==> flow/design.v <==
module IIR(clk, rst, Start, load, DIn, RAddr, data_done, WEN, Yn, WAddr, Finish);
	parameter n = 16;
	parameter m = 20;
	input clk, rst;
	input Start;
	input data_done;
	input [n-1:0]DIn;
	output WEN, load;
	output Finish;
	output [n-1:0]Yn;
	output [m-1:0]RAddr;
	output [m-1:0]WAddr;
	wire control_state;
	control_FSM control(
		.clk(clk), .rst(rst),
		.start(Start), .data_done(data_done), .load(load), .RAddr(RAddr), .state(control_state)
	);
	datapath dp(
		.clk(clk), .rst(rst),
		.command(control_state), .RAddr(RAddr), .DIn(DIn), .WEN(WEN), .Yn(Yn), .WAddr(WAddr), .finish(Finish)
	);
endmodule
module control_FSM(clk, rst, start, data_done, load, RAddr, state);
	parameter m = 20;
	parameter idle = 1'b0;
	parameter read = 1'b1;
	input clk, rst, start, data_done;
	output load, state;
	output [m-1:0]RAddr;
	reg load, state;
	reg [m-1:0]RAddr;
	reg next_load, next_state;
	reg [m-1:0]next_RAddr;
	always@(*) begin
		next_state = idle;
		next_load = 1'b0;
		next_RAddr = 0;
		case(state)
			idle: begin
				next_state = idle;
				next_RAddr = 0;
				next_load = 1'b0;
				if(start) begin
					next_state = read;
					next_RAddr = 0;
					next_load = 1'b1;
				end
			end
			read: begin
				next_state = read;
				next_RAddr = RAddr + 1;
				next_load = 1'b1;
				if(data_done) begin
					next_state = idle;
					next_RAddr = 0;
					next_load = 1'b0;
				end
			end
		endcase
	end
	always@(posedge clk or posedge rst) begin  
		if(rst)begin
			state <= 1'b0;
			load <= 1'b0;
			RAddr <= {m{1'b0}};
		end else begin
			state <= next_state;
			load <= next_load;
			RAddr <= next_RAddr;
		end
	end
endmodule
module datapath(clk, rst, command, RAddr, DIn, WEN, Yn, WAddr, finish);
	parameter idle = 1'b0;
	parameter write = 1'b1;
	parameter n = 16;
	parameter m = 20;
	input clk, rst, command;
	input [m-1:0]RAddr;
	input [n-1:0]DIn;
	output WEN, finish;
	output [n-1:0]Yn;
	output [m-1:0]WAddr;
	reg WEN, finish, state;
	reg [m-1:0]WAddr;
	reg next_WEN, next_finish, next_state;
	reg [m-1:0]next_WAddr;
	reg [n-1:0]x0, x1, x2, x3, x4, x5;
	reg [n-1:0]y0, y1, y2, y3, y4;
	wire [n-1:0]next_x0, next_x1, next_x2, next_x3, next_x4, next_x5;
	wire [n-1:0]next_y0, next_y1, next_y2, next_y3, next_y4;
	wire [n+6:0]a0, a1, a2, a3, a4, a5, b0, a_all;
	wire [n+8:0]b1, b2, b3, b4, b_all;
	wire [n-1:0]DIn_fix = ~command ? {n{1'b0}} : DIn;
	wire [n-1:0]x0_abs, x1_abs, x2_abs, x3_abs, x4_abs, x5_abs;
	wire [n-1:0]y0_abs, y1_abs, y2_abs, y3_abs, y4_abs;
	assign x0_abs = x0[n-1] ? (~x0 + 1) : x0;
	assign x1_abs = x1[n-1] ? (~x1 + 1) : x1;
	assign x2_abs = x2[n-1] ? (~x2 + 1) : x2;
	assign x3_abs = x3[n-1] ? (~x3 + 1) : x3;
	assign x4_abs = x4[n-1] ? (~x4 + 1) : x4;
	assign x5_abs = x5[n-1] ? (~x5 + 1) : x5;
	assign y0_abs = y0[n-1] ? (~y0 + 1) : y0;
	assign y1_abs = y1[n-1] ? (~y1 + 1) : y1;
	assign y2_abs = y2[n-1] ? (~y2 + 1) : y2;
	assign y3_abs = y3[n-1] ? (~y3 + 1) : y3;
	assign y4_abs = y4[n-1] ? (~y4 + 1) : y4;
	assign a_all = (x0[n-1] ? (~a0 + 1) : a0) +
				   (x1[n-1] ? (~a1 + 1) : a1) +
				   (x2[n-1] ? (~a2 + 1) : a2) +
				   (x3[n-1] ? (~a3 + 1) : a3) +
				   (x4[n-1] ? (~a4 + 1) : a4) +
				   (x5[n-1] ? (~a5 + 1) : a5) +
				   (y0[n-1] ? (~b0 + 1) : b0);
	assign b_all = (y1[n-1] ? b1 : (~b1 + 1)) +
				   (y2[n-1] ? (~b2 + 1) : b2) +
				   (y3[n-1] ? b3 : (~b3 + 1)) +
				   (y4[n-1] ? (~b4 + 1) : b4);
	assign Yn = a_all[n+6:7] + {b_all[n+8], b_all[n+5:7]};
	assign a0 = {x0_abs[n-1],
				( {x0_abs[n-2:0], 7'd0} >> 6 )+
				( {x0_abs[n-2:0], 7'd0} >> 9 )+
				( {x0_abs[n-2:0], 7'd0} >> 10)+
				( {x0_abs[n-2:0], 7'd0} >> 11)+
				( {x0_abs[n-2:0], 7'd0} >> 12)+
				( {x0_abs[n-2:0], 7'd0} >> 13) };
	assign a1 = {x1_abs[n-1],
				( {x1_abs[n-2:0], 7'd0} >> 6 )+
				( {x1_abs[n-2:0], 7'd0} >> 8 )+
				( {x1_abs[n-2:0], 7'd0} >> 10)+
				( {x1_abs[n-2:0], 7'd0} >> 11)+
				( {x1_abs[n-2:0], 7'd0} >> 14) };
	assign a2 = {x2_abs[n-1],
				( {x2_abs[n-2:0], 7'd0} >> 5 )+
				( {x2_abs[n-2:0], 7'd0} >> 8 )+
				( {x2_abs[n-2:0], 7'd0} >> 9 )+
				( {x2_abs[n-2:0], 7'd0} >> 11)+
				( {x2_abs[n-2:0], 7'd0} >> 14) };
	assign a3 = {x3_abs[n-1],
				( {x3_abs[n-2:0], 7'd0} >> 5 )+
				( {x3_abs[n-2:0], 7'd0} >> 8 )+
				( {x3_abs[n-2:0], 7'd0} >> 9 )+
				( {x3_abs[n-2:0], 7'd0} >> 11)+
				( {x3_abs[n-2:0], 7'd0} >> 14) };
	assign a4 = {x4_abs[n-1],
				( {x4_abs[n-2:0], 7'd0} >> 6 )+
				( {x4_abs[n-2:0], 7'd0} >> 8 )+
				( {x4_abs[n-2:0], 7'd0} >> 10)+
				( {x4_abs[n-2:0], 7'd0} >> 11)+
				( {x4_abs[n-2:0], 7'd0} >> 14) };
	assign a5 = {x5_abs[n-1],
				( {x5_abs[n-2:0], 7'd0} >> 6 )+
				( {x5_abs[n-2:0], 7'd0} >> 9 )+
				( {x5_abs[n-2:0], 7'd0} >> 10)+
				( {x5_abs[n-2:0], 7'd0} >> 11)+
				( {x5_abs[n-2:0], 7'd0} >> 12)+
				( {x5_abs[n-2:0], 7'd0} >> 13) };
	assign b0 = {y0_abs[n-1],
				( {y0_abs[n-2:0], 7'd0} >> 2 )+
				( {y0_abs[n-2:0], 7'd0} >> 3 )+
				( {y0_abs[n-2:0], 7'd0} >> 8 )+
				( {y0_abs[n-2:0], 7'd0} >> 11)+
				( {y0_abs[n-2:0], 7'd0} >> 13)+
				( {y0_abs[n-2:0], 7'd0} >> 14) };
	assign b1 = {y1_abs[n-1],
				( {2'd0, y1_abs[n-2:0], 7'd0}      )+
				( {2'd0, y1_abs[n-2:0], 7'd0} >> 1 )+
				( {2'd0, y1_abs[n-2:0], 7'd0} >> 3 )+
				( {2'd0, y1_abs[n-2:0], 7'd0} >> 6 )+
				( {2'd0, y1_abs[n-2:0], 7'd0} >> 7 )+
				( {2'd0, y1_abs[n-2:0], 7'd0} >> 8 )+
				( {2'd0, y1_abs[n-2:0], 7'd0} >> 10)+
				( {2'd0, y1_abs[n-2:0], 7'd0} >> 11)+
				( {2'd0, y1_abs[n-2:0], 7'd0} >> 12)+
				( {2'd0, y1_abs[n-2:0], 7'd0} >> 13) };
	assign b2 = {y2_abs[n-1],
				( {2'd0, y2_abs[n-2:0], 7'd0} << 1 )+
				( {2'd0, y2_abs[n-2:0], 7'd0}      )+
				( {2'd0, y2_abs[n-2:0], 7'd0} >> 2 )+
				( {2'd0, y2_abs[n-2:0], 7'd0} >> 4 )+
				( {2'd0, y2_abs[n-2:0], 7'd0} >> 5 )+
				( {2'd0, y2_abs[n-2:0], 7'd0} >> 6 )+
				( {2'd0, y2_abs[n-2:0], 7'd0} >> 7 )+
				( {2'd0, y2_abs[n-2:0], 7'd0} >> 8 ) };
	assign b3 = {y3_abs[n-1],
				( {2'd0, y3_abs[n-2:0], 7'd0} << 2 )+
				( {2'd0, y3_abs[n-2:0], 7'd0} >> 7 )+
				( {2'd0, y3_abs[n-2:0], 7'd0} >> 9 )+
				( {2'd0, y3_abs[n-2:0], 7'd0} >> 10)+
				( {2'd0, y3_abs[n-2:0], 7'd0} >> 12) };
	assign b4 = {y4_abs[n-1],
				( {2'd0, y4_abs[n-2:0], 7'd0} << 1 )+
				( {2'd0, y4_abs[n-2:0], 7'd0} >> 1 )+
				( {2'd0, y4_abs[n-2:0], 7'd0} >> 2 )+
				( {2'd0, y4_abs[n-2:0], 7'd0} >> 7 )+
				( {2'd0, y4_abs[n-2:0], 7'd0} >> 13)+
				( {2'd0, y4_abs[n-2:0], 7'd0} >> 14) };
	assign next_x0 = x1;
	assign next_x1 = x2;
	assign next_x2 = x3;
	assign next_x3 = x4;
	assign next_x4 = x5;
	assign next_x5 = DIn_fix;
	assign next_y0 = y1;
	assign next_y1 = y2;
	assign next_y2 = y3;
	assign next_y3 = y4;
	assign next_y4 = Yn;
	always@(*) begin
		next_state = idle;
		next_WEN = 1'b0;
		next_finish = 1'b0;
		next_WAddr = {m{1'b0}};
		case(state)
			idle: begin
				next_state = idle;
				next_WEN = 1'b0;
				next_finish = 1'b0;
				next_WAddr = {m{1'b0}};
				if(command) begin
					next_state = write;
					next_WEN = 1'b1;
					next_finish = 1'b0;
					next_WAddr = {m{1'b0}};
				end
			end
			write: begin
				next_state = write;
				next_WEN = 1'b1;
				next_finish = 1'b0;
				next_WAddr = RAddr;
				if(~command) begin
					next_state = idle;
					next_WEN = 1'b0;
					next_finish = 1'b1;
					next_WAddr = {m{1'b0}};
				end
			end
		endcase
	end
	always@(posedge clk or posedge rst) begin  
		if(rst)begin
			state <= 1'b0;
			WEN <= 1'b0;
			finish <= 1'b0;
			WAddr <= {m{1'b0}};
			x0 <= {n{1'b0}};
			x1 <= {n{1'b0}};
			x2 <= {n{1'b0}};
			x3 <= {n{1'b0}};
			x4 <= {n{1'b0}};
			x5 <= {n{1'b0}};
			y0 <= {n{1'b0}};
			y1 <= {n{1'b0}};
			y2 <= {n{1'b0}};
			y3 <= {n{1'b0}};
			y4 <= {n{1'b0}};
		end else begin
			state <= next_state;
			WEN <= next_WEN;
			finish <= next_finish;
			WAddr <= next_WAddr;
			x0 <= next_x0;
			x1 <= next_x1;
			x2 <= next_x2;
			x3 <= next_x3;
			x4 <= next_x4;
			x5 <= next_x5;
			y0 <= next_y0;
			y1 <= next_y1;
			y2 <= next_y2;
			y3 <= next_y3;
			y4 <= next_y4;
		end
	end
endmodule
# Step by step through the tools: IIR
# Tool output for the design above, in the order of the flow.
# Lines are those of the file above, counted from 1.
# Operators: Yosys type, input widths -> output width; for muxes data width and select width s.
# Cell names lack the library's common part.
# A cell with - has no value.
# inputs
design,IIR
clock_port,clk
cell_library,sky130hd
lib_corner,tt_025C_1v80

# Word level
# Source: Yosys, flattened and elaborated, memories not mapped. Widths are those after wreduce; folded enables and synchronous resets count as part of the registers. Registers that Yosys merges into a memory's read port (data or address) are not register bits. Print and check cells do not count. Equal cells are merged and count once.
# word_totals
out_inout_bits,59
elab_cells,162
ff_bits,219
# classes
bitwise,24
n_mux,33
add_sub_neg,89
# ops
op,n
$mux 16,12
$add 16x1->16 const B,11
$not 16->16,11
$add 23x1->23 const B,7
$not 23->23,7
$mux 23,7
$add 22x11->22,7
$add 23x23->23,6
$add 22x8->22,5
$add 25x1->25 const B,4
$not 25->25,4
$mux 25,4
$add 24x15->24,4
$add 22x12->22,4
$pmux 20 s2,2
$add 25x25->25,3
$add 22x9->22,3
$add 24x10->24,2
$add 24x12->24,2
$add 24x14->24,2
$add 24x16->24,2
$add 24x20->24,2
$add 24x9->24,2
$add 22x10->22,2
$add 22x13->22,2
$mux 20,2
$add 17x14->18,2
$add 16x13->17,2
# Other operator kinds: 17; their cells: 23.

# Depth
# Depth = most cells in a row (Yosys ltp): at word level without a register or memory, in the mapped netlist without a sequential cell, where the memories' decode and read muxes count.
# logic_depth
word_depth,19
ABC_AREA,0
ltp_mapped,54
depth_no_buf,54

# Mapped cells and area
# Source: synth_stat.txt of the flow (Yosys; design flattened, memories mapped). It holds for the ABC_AREA given above (unset counts as 0); a run with the other value may have another netlist.
# synth_totals
cells,4856
seq_area_um2,5480.3
ffs,219
area_um2,44098.5
# types
cell_type,n
fa_1,523
ha_1,545
dfrtp_1,219
xnor2_1,459
inv_1,668
xor2_1,193
o21ai_0,236
a21oi_1,209
nand2_1,274
nor2_1,272
a21o_1,84
o21a_1,75
or3_1,78
nor3_1,96
o31ai_1,63
nand2b_1,75
and3_1,49
nor2b_1,47
# Not listed: further types 78, cells in them 691.
# The figures by module come from a second, unflattened synthesis with its own total; it is not the netlist above.
# unflattened
cells_unflattened,4564
area_unflattened_um2,42468.2
# Rows give one instance, submodules left out.
# by_module
module,instances,cells,area_um2
datapath,1,4459,41472.3
control_FSM,1,105,996.0
IIR,1,0,0.0

# Timing after synthesis
# Source: OpenSTA report_checks on the synthesized netlist (no wires, ideal clock, input and output delay 20% of the period each), path of least setup slack; recovery checks are left aside. Register names are those of the netlist, which keeps one name where synthesis merged equal registers.
# synth_timing
path_type,flip-flop to output port
start,register dp.x5[5]
end,output port Yn[15]
arrival_time_ns,12.248
path_buffers,2
path_delay_ns,12.248
out_delay_ns,3.200
path_slack_ns,0.552
period_ns,16.0
stages,54
period_less_setup_slack_ns,15.448
# "path_delay_ns" = arrival - input delay + setup time.
# A path that ends at an output port has no setup time.
# "stages" counts driving pins, that of a launching flip-flop among them; a cell with two outputs on the path counts twice.
# "period_less_setup_slack_ns" = period - worst setup slack (recovery checks aside). The figure is calculated, with input and output delays left at 20% of the set period.
# The rows between start and end are the longest chain of elaborated cells between them; the timing report does not say that the signal goes this way. Where chains are equally long, one stands for them.
# A line is the first line of the expression or statement that the cell stems from. Yosys adds cells for indexed reads and writes and turns some case tables into memories.
# synth_between
cell_sequence,dfrtp_1 or4_1 clkbuf_1 o41ai_2 xor2_1 inv_1 buf_2 ha_1 a21o_1 nor3_1 o32a_1 nor2_1 xnor2_1 fa_1 inv_1 fa_1 fa_1 inv_1 [18 not listed] a211o_1 a21o_1 a21boi_0 o21a_1 o21a_1 o21a_1 nor2_1 ha_1 or3_1 o211a_1 o21a_1 o21ai_0 nand2b_1 a21oi_1 xnor2_1 xnor3_1 xnor3_1 xor2_1
elab_chain_len,14
# synth_rtl
element,line,rtl
start: declaration,88,"reg [n-1:0]x0, x1, x2, x3, x4, x5;"
start: assignment,252,x5 <= {n{1'b0}};
start: assignment,268,x5 <= next_x5;
$not 16->16,102,assign x5_abs = x5[n-1] ? (~x5 + 1) : x5;
$add 16x1->16,102,
$mux 16,102,
$add 16x13->17,152,"( {x5_abs[n-2:0], 7'd0} >> 6 )+"
$add 22x12->22,152,
$add 22x11->22,152,
$add 22x10->22,152,
$add 22x9->22,152,
$not 23->23,113,(x5[n-1] ? (~a5 + 1) : a5) +
$add 23x1->23,113,
$mux 23,113,
$add 23x23->23 (2 in a row),108,assign a_all = (x0[n-1] ? (~a0 + 1) : a0) +
$add 16x16->16,119,"assign Yn = a_all[n+6:7] + {b_all[n+8], b_all[n+5:7]};"
end: declaration,10,output [n-1:0]Yn;

# Timing after layout
# Path of least setup slack in the final report of stored run 2 (OpenROAD, finished layout, wires in). Where an end is a register, its clock arrival counts in the times.
# layout_timing
path_type,flip-flop to output port
start,register dp.x5[3]
end,output port Yn[15]
stages,50
period_ns,26.8
arrival_time_ns,14.99
path_buffers,1
path_slack_ns,6.45
out_delay_ns,5.36
# The rows between start and end are the longest chain of elaborated cells between them; the timing report does not say that the signal goes this way. Where chains are equally long, one stands for them.
# layout_between
cell_sequence,dfrtp_1 nor4_1 a21oi_1 xnor2_1 ha_1 a21o_1 a31oi_1 xnor2_1 fa_1 inv_1 fa_1 fa_1 inv_1 ha_1 and3_1 a221oi_1 xnor2_1 or3_1 [14 not listed] a21o_1 a21boi_0 o21a_1 o21a_1 o21a_1 nor2_1 ha_1 or3_1 o211a_1 o21a_1 o21ai_0 nand2b_1 a21oi_1 xnor2_1 xnor3_1 xnor3_1 xor2_1 clkdlybuf4s50_1
elab_chain_len,14
# layout_rtl
element,line,rtl
start: declaration,88,"reg [n-1:0]x0, x1, x2, x3, x4, x5;"
start: assignment,252,x5 <= {n{1'b0}};
start: assignment,268,x5 <= next_x5;
$not 16->16,102,assign x5_abs = x5[n-1] ? (~x5 + 1) : x5;
$add 16x1->16,102,
$mux 16,102,
$add 16x13->17,152,"( {x5_abs[n-2:0], 7'd0} >> 6 )+"
$add 22x12->22,152,
$add 22x11->22,152,
$add 22x10->22,152,
$add 22x9->22,152,
$not 23->23,113,(x5[n-1] ? (~a5 + 1) : a5) +
$add 23x1->23,113,
$mux 23,113,
$add 23x23->23 (2 in a row),108,assign a_all = (x0[n-1] ? (~a0 + 1) : a0) +
$add 16x16->16,119,"assign Yn = a_all[n+6:7] + {b_all[n+8], b_all[n+5:7]};"
end: declaration,10,output [n-1:0]Yn;

# Below are 3 stored runs of the flow (Yosys, OpenROAD; platform sky130hd) on IIR, each with its settings and what was measured, unordered. Constraints: input delay and output delay 20% of the set period each, output load 0.01 pF.
# By "achieved_period_ns" is meant the clock period of the run minus its worst setup slack. This is arithmetic on one report: input and output delays are still those of the set period (20% each).
# "worstPathTime_ns": the worst setup path's part of the clock period (all of it between registers, 20% less for each end at a port) less its slack. A launch clock that arrives late makes it longer, a capture clock that arrives late makes it shorter.
# Settings: . = not set for that run.
# A result given as . is not shown for that run.
setting or result,stored run 1,stored run 2,stored run 3
CAP_MARGIN,15,20,20
CELL_PAD_IN_SITES_DETAIL_PLACEMENT,1,1,0
CELL_PAD_IN_SITES_GLOBAL_PLACEMENT,0,.,3
CORE_ASPECT_RATIO,1.4,.,1.84
CORE_MARGIN,5,2,2
CORE_UTILIZATION,61,44,25
GPL_TIMING_DRIVEN,0,.,.
MAX_ROUTING_LAYER,met5,met5,.
PLACE_DENSITY_LB_ADDON,0.21,0.01,0.04
SETUP_SLACK_MARGIN,4.67,.,2.23
SLEW_MARGIN,5,15,20
period_ns,21.7,26.8,11.2
CTS_CLUSTER_DIAMETER,.,208,352
HOLD_SLACK_MARGIN,.,0.05,0.13
MIN_ROUTING_LAYER,.,met1,met1
CTS_CLUSTER_SIZE,.,.,56
GPL_ROUTABILITY_DRIVEN,.,.,1
TNS_END_PERCENT,.,.,65
worstPathTime_ns,.,14.99,12.50
timing.worst_path_kind,.,flip-flop to output port,flip-flop to output port
final_die_area_um2,.,102772.0,179925.0
post_route_util_frac,.,0.476,0.361
achieved_period_ns,.,20.348,14.739
worst_hold_slack_ns,.,0.436,0.459
timing.setup.ws_ns,.,6.452,-3.539
synth_chip_area_um2,.,44098.5,44098.5
# Stored run 1: not finished: routing ended with error GRT-0116
